==> flow/design.v <==
`timescale 1ns/10ps
module  ATCONV(
	input		clk,
	input		reset,
	output 	    busy,	
	input		ready,	
	output reg	[11:0]	iaddr,
	input signed [12:0]	idata,
	output	reg 	cwr,
	output  reg	[11:0]	caddr_wr,
	output reg 	[12:0] 	cdata_wr,
	output	reg 	crd,
	output reg	[11:0] 	caddr_rd,
	input 	[12:0] 	cdata_rd,
	output reg 	csel
	);
	reg [2:0] cur_state, next_state;
	localparam IDLE = 3'd0;
	localparam READ_IMAGE = 3'd1;
	localparam WRITE_MEM0 = 3'd2;
	localparam READ_MEM0 = 3'd3;
	localparam WRITE_MEM1 = 3'd4;
	localparam FINISH = 3'd5;
	reg [5:0] col, row;
	reg [4:0] tempX_L0, tempY_L0;
	reg [3:0] cnt;
	wire [3:0] is_pad;
	assign is_pad[0] = (col < 6'd2);
	assign is_pad[1] = (col > 6'd61);
	assign is_pad[2] = (row < 6'd2);
	assign is_pad[3] = (row > 6'd61);
	assign busy = !(cur_state == FINISH || cur_state == IDLE);
    reg signed [12:0] kernal;
	reg signed [29:0] conv_sum;
	reg [12:0] max;
	always @(posedge clk or posedge reset) begin
		if(reset) cur_state <= IDLE; 
		else cur_state <= next_state;
	end
	always @(*) begin
		case(cur_state)
			IDLE: begin
				if(ready == 1'b1) next_state = READ_IMAGE;
				else next_state = IDLE;
			end
			READ_IMAGE: begin
				if(cnt == 4'd11) next_state = WRITE_MEM0;
				else next_state = READ_IMAGE;
			end
			WRITE_MEM0: begin
				if(row == 6'd63 && col == 6'd63) next_state = READ_MEM0;
				else next_state = READ_IMAGE;
			end
			READ_MEM0: begin
				if(cnt == 4'd5) next_state = WRITE_MEM1;
				else next_state = READ_MEM0;
			end
			WRITE_MEM1: begin
				if(row == 6'd62 && col == 6'd62) next_state = FINISH;
				else next_state = READ_MEM0;
			end
			FINISH: begin
				next_state = IDLE;
			end
			default: begin
				next_state = IDLE;
			end
		endcase
	end
	always @(posedge clk or posedge reset) begin
		if(reset) begin
			col <= 6'd0;
			row <= 6'd0;
			cnt <= 4'd0;
			tempX_L0 <= 5'd0;
			tempY_L0 <= 5'd0;
			csel <= 1'b0;
			cwr <= 1'b0;
			crd <= 1'b0;
			max <= 13'd0;
			iaddr <= 12'd0;
			caddr_rd <= 12'd0;
			caddr_wr <= 12'd0;
			cdata_wr <= 13'd0;
		end
		else begin
			case(cur_state)
				READ_IMAGE: begin
					case(cnt)
						4'd0: begin   
							case({is_pad[2], is_pad[0]})
								2'b00: iaddr <= {row-6'd2, col-6'd2};
								2'b01: iaddr <= {row-6'd2, 6'd0};
								2'b10: iaddr <= {6'd0, col-6'd2};
								2'b11: iaddr <= {6'd0, 6'd0};
						    endcase
							conv_sum <= 30'd0;
						end
						4'd1: begin   
							if(is_pad[2] == 1'b1) iaddr <= {6'd0, col};
							else iaddr <= {row-6'd2, col};
							conv_sum <= $signed(idata) * kernal;
						end
						4'd2: begin   
							case({is_pad[2], is_pad[1]})
								2'b00: iaddr <= {row-6'd2, col+6'd2};
								2'b01: iaddr <= {row-6'd2, 6'd63};
								2'b10: iaddr <= {6'd0, col+6'd2};
								2'b11: iaddr <= {6'd0, 6'd63};
							endcase
							conv_sum <= conv_sum + $signed(idata) * kernal;
						end
						4'd3: begin   
							if(is_pad[0] == 1'b1) iaddr <= {row, 6'd0};
							else iaddr <= {row, col-6'd2};
							conv_sum <= conv_sum + $signed(idata) * kernal;
						end
						4'd4: begin   
							iaddr <= {row, col};
							conv_sum <= conv_sum + $signed(idata) * kernal;
						end
						4'd5: begin   
							if(is_pad[1] == 1'b1) iaddr <= {row, 6'd63};
							else iaddr <= {row, col+6'd2};
							conv_sum <= conv_sum + $signed(idata) * kernal;
						end
						4'd6: begin   
							case({is_pad[3], is_pad[0]})
								2'b00: iaddr <= {row+6'd2, col-6'd2};
								2'b01: iaddr <= {row+6'd2, 6'd0};
								2'b10: iaddr <= {6'd63, col-6'd2};
								2'b11: iaddr <= {6'd63, 6'd0};
							endcase
							conv_sum <= conv_sum + $signed(idata) * kernal;
						end
						4'd7: begin   
							if(is_pad[3] == 1'b1) iaddr <= {6'd63, col};
							else iaddr <= {row+6'd2, col};
							conv_sum <= conv_sum + $signed(idata) * kernal;
						end
						4'd8: begin   
							case({is_pad[3], is_pad[1]})
								2'b00: iaddr <= {row+6'd2, col+6'd2};
								2'b01: iaddr <= {row+6'd2, 6'd63};
								2'b10: iaddr <= {6'd63, col+6'd2};
								2'b11: iaddr <= {6'd63, 6'd63};
							endcase
							conv_sum <= conv_sum + $signed(idata) * kernal;
						end
						4'd9: begin
							conv_sum <= conv_sum + $signed(idata) * kernal;
						end
						4'd10: begin
							conv_sum <= conv_sum + $signed(13'h1FF4);
						end
						4'd11: begin
							caddr_wr <= {row, col};
							cdata_wr <= (conv_sum[16] || conv_sum[16:4] <= 13'd11)? 13'd0 : conv_sum[16:4]-13'd11;
						end
					endcase
					if(cnt == 11) begin
						cnt <= 4'd0;
						cwr <= 1'b1;
						csel <= 1'b0;
					end
					else 
						cnt <= cnt + 4'd1;
				end
				WRITE_MEM0: begin
					cwr <= 1'b0;
					if(col == 6'd63) begin
						col <= 6'd0;
						row <= row + 6'd1;
					end
					else 
						col <= col + 6'd1;
					if(row == 6'd63 && col == 6'd63) begin
						row <= 6'd0;
						col <= 6'd0;
						cwr <= 1'b0;
						crd <= 1'b1;
						csel <= 1'b0;
					end
				end
				READ_MEM0: begin
					case(cnt)
						4'd0: begin
							caddr_rd <= {row, col};
							max <= 13'd0;
						end
						4'd1: begin
							caddr_rd <= {row, col+6'd1};
							max <= cdata_rd;
						end
						4'd2: begin
							caddr_rd <= {row+6'd1, col};
							max <= (max > cdata_rd)? max : cdata_rd; 
						end
						4'd3: begin
							caddr_rd <= {row+6'd1, col+6'd1};
							max <= (max > cdata_rd)? max : cdata_rd; 
						end
						4'd4: begin
							max <= (max > cdata_rd)? max : cdata_rd;
						end
						4'd5: begin 
							caddr_wr <= {tempY_L0, tempX_L0};
							if(max != 13'd0) begin
								if(max[3:0] != 13'd0) cdata_wr <= (max[12:4] + 1) << 4;
								else cdata_wr <= max[12:4] << 4;
							end
							else 
								cdata_wr <= 13'd0;
						end
					endcase
					if(cnt == 4'd5) begin
						cnt <= 4'd0;
						cwr <= 1'b1;
						crd <= 1'b0;
						csel <= 1'b1;
					end
					else 
						cnt <= cnt + 4'd1;
				end
				WRITE_MEM1: begin
					if(tempX_L0 == 5'd31) begin
						tempY_L0 <= tempY_L0 + 5'd1;
						tempX_L0 <= 5'd0;
					end
					else 
						tempX_L0 <= tempX_L0 + 5'd1;
					if(col == 6'd62) begin
						col <= 6'd0;
						row <= row + 6'd2;
					end
					else
						col <= col + 6'd2;
					if(row == 6'd62 && col == 6'd62) begin
						cwr <= 1'b0;
						crd <= 1'b0;
						csel <= 1'b0;
					end
					else begin
						cwr <= 1'b0;
						crd <= 1'b1;
						csel <= 1'b0;
					end
				end
				FINISH: begin
					row <= 6'd0;
					col <= 6'd0;
					tempX_L0 <= 5'd0;
					tempY_L0 <= 5'd0;
				end
			endcase
		end
	end
	always @(*) begin
		case(cnt)
			4'd1: kernal = 13'h1FFF;
			4'd2: kernal = 13'h1FFE;
			4'd3: kernal = 13'h1FFF;
			4'd4: kernal = 13'h1FFC;
			4'd5: kernal = 13'h0010;
			4'd6: kernal = 13'h1FFC;
			4'd7: kernal = 13'h1FFF;
			4'd8: kernal = 13'h1FFE;
			4'd9: kernal = 13'h1FFF;
			default: kernal = 13'h0;
		endcase
	end
endmodule
Ticket comment

## Tool chain data of ATCONV

Tool output for the design above before and after an edit, in the order of the flow.
Lines under "unedited" count in the file above, lines under "edited" in the edited file.
"change": "edited" minus "unedited" as printed here.
Library cell names are shortened.
A cell with -- has no value.

- Top module: ATCONV
- Clock: clk
- Cell library: sky130hd
- Library corner: tt_025C_1v80

## Edit of the RTL

Unified diff, file above to edited file.
The edit is scripted, without regard to the design's behaviour, which it may alter; it was not made to optimise anything.

```diff
@@ -8,5 +8,5 @@
 	input signed [12:0]	idata,
 	output	reg 	cwr,
-	output  reg	[11:0]	caddr_wr,
+	output  reg	[5:0]	caddr_wr,
 	output reg 	[12:0] 	cdata_wr,
 	output	reg 	crd,
```

## After elaboration

Yosys after proc, flatten, opt, wreduce and memory -nomap, before mapping. Memory bits, and registers merged into a memory's read port (data or address), are not among the register bits. Print and check cells are not counted. Equal cells are merged and count once.
Yosys's memory passes give these memory sizes; they may raise the number of words (mostly to a power of two), join words into wider ones and drop unused or constant bits.

Cells by class:

| element | unedited | edited | change |
|---|---|---|---|
| $add $sub $neg | 13 | 13 | 0 |
| $mul | 1 | 1 | 0 |
| div/mod/pow operators | 0 | 0 | 0 |
| magnitude comparators | 6 | 6 | 0 |
| equal/unequal tests | 40 | 40 | 0 |
| shift operators | 0 | 0 | 0 |
| multiplexer cells | 53 | 53 | 0 |
| bitwise gates (word level) | 1 | 1 | 0 |
| reduce/logical cells | 36 | 36 | 0 |

Operators with widths:

| cell | unedited | edited | change |
|---|---|---|---|
| 6-bit two-way mux | 8 | 10 | +2 |
| 12-bit two-way mux | 4 | 2 | -2 |
| 12-bit parallel mux with 2-bit select | 1 | 0 | -1 |
| 6-bit parallel mux with 2-bit select | 0 | 1 | +1 |

Operator kinds equal on both sides are left out: 63.

Word-level totals:

| element | unedited | edited | change |
|---|---|---|---|
| register bits after elaboration | 124 | 118 | -6 |
| bits in latches | 0 | 0 | 0 |
| bits in writable memories | 0 | 0 | 0 |
| memory bits (read-only) | 208 | 208 | 0 |
| word width x clocked read ports | 0 | 0 | 0 |
| memories | 1 | 1 | 0 |
| input bits | 29 | 29 | 0 |
| output and inout port bits | 53 | 47 | -6 |
| elaborated cells | 166 | 166 | 0 |

Memories:

| element | unedited | edited |
|---|---|---|
| shape (words x width / read and write ports) | 16x13 r1 w0 | 16x13 r1 w0 |

## Longest topological paths

Longest topological path by Yosys (ltp), each cell counted once; first at word level (registers and memories cut), then after technology mapping (sequential cells cut; the memories' decode and read muxes count).

Logic depth:

| element | unedited | edited | change |
|---|---|---|---|
| depth after elaboration | 5 | 5 | 0 |
| ABC_AREA | 0 | 0 | -- |
| mapped depth | 33 | 33 | 0 |
| gate-level depth less buffers | 33 | 32 | -1 |

## After synthesis

The flow's flattened synthesis, as Yosys stat reports it; memories are mapped. The netlist is that of the ABC_AREA named above (0 if unset); the other value can give another one.

Synthesis totals:

| element | unedited | edited | change |
|---|---|---|---|
| mapped cells | 1,326 | 1,268 | -58 |
| synthesis area (mm^2) | 0.0116412 | 0.0110531 | -0.0005881 |
| sequential part of the area (mm^2) | 0.0029391 | 0.0026888 | -0.0002503 |
| flip-flops | 114 | 104 | -10 |

Cell types:

| cell type | unedited | edited | change |
|---|---|---|---|
| a21oi_1 | 79 | 57 | -22 |
| o21ai_1 | 5 | 27 | +22 |
| nand2_1 | 127 | 146 | +19 |
| inv_1 | 143 | 125 | -18 |
| mux2i_1 | 36 | 18 | -18 |
| o21ai_0 | 80 | 65 | -15 |
| a32o_1 | 2 | 14 | +12 |
| dfrtp_1 | 96 | 86 | -10 |
| and2_1 | 31 | 22 | -9 |
| nand3_1 | 15 | 24 | +9 |
| xor2_1 | 23 | 31 | +8 |
| nand2b_1 | 22 | 15 | -7 |
| a22oi_1 | 14 | 7 | -7 |
| nor3_1 | 29 | 23 | -6 |
| a21o_1 | 21 | 16 | -5 |
| o31ai_1 | 15 | 10 | -5 |
| o22ai_1 | 8 | 3 | -5 |
| xnor2_1 | 53 | 49 | -4 |

Cell types equal on both sides are left out: 14.
The list need not be complete.

## Worst setup path after synthesis

Source: OpenSTA report_checks on the synthesized netlist (no wires, ideal clock, input and output delay 20% of the period each), path of least setup slack; recovery checks are left aside. Register names are those of the netlist, which keeps one name where synthesis merged equal registers.

Path post-synthesis:

| element | unedited | edited | change |
|---|---|---|---|
| path type | in2reg | in2reg | -- |
| start point | input port idata[4] | input port idata[3] | -- |
| end point | register conv_sum[16] | register conv_sum[16] | -- |
| clock period (ns) | 10.0 | 10.0 | 0.0 |
| launch time at the first pin (ns) | 2.000 | 2.000 | 0.000 |
| arrival time (ns) | 7.906 | 7.632 | -0.274 |
| required time (ns) | 9.735 | 9.728 | -0.007 |
| slack (ns) | 1.829 | 2.096 | +0.267 |
| delay of the path (ns) | 6.171 | 5.904 | -0.267 |
| stages | 28 | 27 | -1 |
| path buffers | 2 | 1 | -1 |
| period reached after synthesis (ns) | 8.171 | 7.904 | -0.267 |

"delay of the path" is the arrival time less input delay plus setup time.
"stages": output pins that drive a net of the path, with the launching flip-flop's if there is one; two outputs of one cell count as two.
"period reached after synthesis" is the clock period less the worst setup slack; recovery checks do not enter. This is arithmetic on one report: input and output delays are still those of the set period (20% each).
The rows between start and end are the longest chain of elaborated cells between them; the timing report does not say that the signal goes this way. Where chains are equally long, one stands for them.
Each line given opens the expression or statement behind the cell; cells for indexed reads and writes are added by Yosys, which also makes memories of some case tables.
A register here has more assigning lines than the two given.

Between the ends, post-synthesis, unedited:
- Cell sequence: clkbuf_1 -> clkbuf_1 -> xnor2_1 -> nor2_1 -> ha_1 -> inv_1 -> fa_1 -> inv_1 -> fa_1 -> ha_1 -> fa_1 -> ha_1 -> ha_1 -> nor2b_1 -> o21ai_0 -> nand2_1 -> a21o_1 -> a21o_1 -> a21o_1 -> a21oi_1 -> xnor2_1 -> ha_1 -> or3_1 -> o21ba_2 -> a21o_1 -> a21oi_1 -> xor2_1 -> o21ai_1
- Length of the longest elaborated chain: 3
- Elaborated cells between the ends (all ways): 3
- Classes of those cells: add/sub (1); mul (1); mux (1)

Ends and longest elaborated chain, post-synthesis, unedited:

| element | RTL line | RTL |
|---|---|---|
| start, declared | 8 | `input signed [12:0] idata,` |
| 13-bit by 13-bit multiplier with 26-bit output | 151 | `conv_sum <= conv_sum + $signed(idata) * kernal;` |
| 30-bit by 26-bit adder with 30-bit output | 151 |  |
| 30-bit parallel mux with 4-bit select | 89 | `case(cnt)` |
| end, assigned | 102 | `conv_sum <= $signed(idata) * kernal;` |
| end, assigned | 111 | `conv_sum <= conv_sum + $signed(idata) * kernal;` |
| end, declared | 34 | `reg signed [29:0] conv_sum;` |

Between the ends, post-synthesis, edited:
- Cell sequence: clkbuf_1 -> xor2_1 -> and2_1 -> ha_1 -> inv_1 -> fa_1 -> inv_1 -> ha_1 -> ha_1 -> fa_1 -> ha_1 -> inv_1 -> fa_1 -> nor2b_1 -> o21ai_1 -> a21boi_1 -> o21ai_1 -> a21boi_1 -> nor2_1 -> ha_1 -> and3_1 -> a21oi_1 -> o21ai_1 -> o41ai_1 -> o21ai_1 -> xnor2_1 -> o221ai_2
- Length of the longest elaborated chain: 3
- Elaborated cells between the ends (all ways): 3
- Classes of those cells: add/sub (1); mul (1); mux (1)

Ends and longest elaborated chain, post-synthesis, edited:

| element | RTL line | RTL |
|---|---|---|
| start, declared | 8 | `input signed [12:0] idata,` |
| 13-bit by 13-bit multiplier with 26-bit output | 151 | `conv_sum <= conv_sum + $signed(idata) * kernal;` |
| 30-bit by 26-bit adder with 30-bit output | 151 |  |
| 30-bit parallel mux with 4-bit select | 89 | `case(cnt)` |
| end, assigned | 102 | `conv_sum <= $signed(idata) * kernal;` |
| end, assigned | 111 | `conv_sum <= conv_sum + $signed(idata) * kernal;` |
| end, declared | 34 | `reg signed [29:0] conv_sum;` |

## Worst path after layout

Path of least setup slack in the final report of each run of pair 1 (OpenROAD, finished layout, wires in). Where an end is a register, its clock arrival counts in the times.

Path after layout:

| element | unedited | edited | change |
|---|---|---|---|
| path type | in2reg | in2reg | -- |
| start point | input port idata[5] | input port idata[3] | -- |
| end point | register conv_sum[16] | register conv_sum[16] | -- |
| clock period (ns) | 8.79 | 8.79 | 0.00 |
| launch time at the first pin (ns) | 1.76 | 1.76 | 0.00 |
| arrival time (ns) | 8.34 | 8.33 | -0.01 |
| required time (ns) | 8.94 | 8.88 | -0.06 |
| slack (ns) | 0.60 | 0.56 | -0.04 |
| stages | 28 | 29 | +1 |
| path buffers | 1 | 1 | 0 |

The rows between start and end are the longest chain of elaborated cells between them; the timing report does not say that the signal goes this way. Where chains are equally long, one stands for them.
A register here has more assigning lines than the two given.

Between the ends, after layout, unedited:
- Cell sequence: clkdlybuf4s50_1 -> xnor2_1 -> nor2_1 -> ha_1 -> inv_1 -> fa_1 -> inv_1 -> fa_1 -> inv_1 -> fa_1 -> inv_1 -> fa_1 -> ha_1 -> ha_1 -> and2_1 -> a31oi_1 -> a21bo_2 -> nor2b_1 -> xnor2_1 -> ha_1 -> and3_1 -> a21oi_1 -> o21ai_0 -> o21ba_2 -> a21o_1 -> a21oi_1 -> xor2_1 -> o21ai_1
- Length of the longest elaborated chain: 3
- Elaborated cells between the ends (all ways): 3
- Classes of those cells: add/sub (1); mul (1); mux (1)

Ends and longest elaborated chain, after layout, unedited:

| element | RTL line | RTL |
|---|---|---|
| start, declared | 8 | `input signed [12:0] idata,` |
| 13-bit by 13-bit multiplier with 26-bit output | 151 | `conv_sum <= conv_sum + $signed(idata) * kernal;` |
| 30-bit by 26-bit adder with 30-bit output | 151 |  |
| 30-bit parallel mux with 4-bit select | 89 | `case(cnt)` |
| end, assigned | 102 | `conv_sum <= $signed(idata) * kernal;` |
| end, assigned | 111 | `conv_sum <= conv_sum + $signed(idata) * kernal;` |
| end, declared | 34 | `reg signed [29:0] conv_sum;` |

Between the ends, after layout, edited:
- Cell sequence: clkdlybuf4s50_1 -> inv_1 -> nand2_1 -> a21oi_1 -> ha_1 -> inv_1 -> fa_1 -> inv_1 -> ha_1 -> ha_1 -> fa_1 -> ha_1 -> ha_1 -> inv_1 -> fa_1 -> nor2b_1 -> o21ai_1 -> a21boi_1 -> o21ai_1 -> a21boi_1 -> nor2_1 -> ha_1 -> and3_1 -> a21oi_1 -> o21ai_1 -> o41ai_1 -> o21ai_1 -> xnor2_1 -> o221ai_2
- Length of the longest elaborated chain: 3
- Elaborated cells between the ends (all ways): 3
- Classes of those cells: add/sub (1); mul (1); mux (1)

Ends and longest elaborated chain, after layout, edited:

| element | RTL line | RTL |
|---|---|---|
| start, declared | 8 | `input signed [12:0] idata,` |
| 13-bit by 13-bit multiplier with 26-bit output | 151 | `conv_sum <= conv_sum + $signed(idata) * kernal;` |
| 30-bit by 26-bit adder with 30-bit output | 151 |  |
| 30-bit parallel mux with 4-bit select | 89 | `case(cnt)` |
| end, assigned | 102 | `conv_sum <= $signed(idata) * kernal;` |
| end, assigned | 111 | `conv_sum <= conv_sum + $signed(idata) * kernal;` |
| end, declared | 34 | `reg signed [29:0] conv_sum;` |

## Measured runs

Both versions went through the flow (Yosys, OpenROAD) with the same settings in each pair. Constraints: input delay and output delay 20% of the set period each, output load 0.01 pF.

Settings, pair 1:
- period_ns: 8.79
- CAP_MARGIN: 20
- CORE_MARGIN: 2
- CORE_UTILIZATION: 40
- SLEW_MARGIN: 20

Measured results, pair 1:

| element | unedited | edited | change |
|---|---|---|---|
| Yosys chip area after synthesis (mm^2) | 0.0116412 | 0.0110531 | -0.0005881 |
| die area (mm^2) | 0.0304834 | 0.0289783 | -0.0015051 |
| final utilization (%) | 46.7 | 45.9 | -0.8 |
| worst slack on setup checks (ns) | 0.599 | 0.555 | -0.044 |
| total negative setup slack (ns) | 0.000 | 0.000 | 0.000 |
| clock period achieved (ns) | 8.191 | 8.235 | +0.044 |

Settings, pair 2:
- CELL_PAD_IN_SITES_GLOBAL_PLACEMENT: 1
- CORE_MARGIN: 9
- CORE_UTILIZATION: 32
- CTS_CLUSTER_DIAMETER: 387
- PLACE_DENSITY: 0.7
- SLEW_MARGIN: 15
- period_ns: 6.36
- CAP_MARGIN: 20

Measured results, pair 2:

| element | unedited | edited | change |
|---|---|---|---|
| Yosys chip area after synthesis (mm^2) | 0.0116412 | 0.0110531 | -0.0005881 |
| die area (mm^2) | 0.0435682 | 0.0415548 | -0.0020134 |
| final utilization (%) | 42.8 | 43.1 | +0.3 |
| worst slack on setup checks (ns) | -0.478 | -0.212 | +0.266 |
| total negative setup slack (ns) | -1.828 | -0.599 | +1.229 |
| clock period achieved (ns) | 6.838 | 6.572 | -0.266 |

By "clock period achieved" is meant the clock period of the run minus its worst setup slack. This is arithmetic on one report: input and output delays are still those of the set period (20% each).
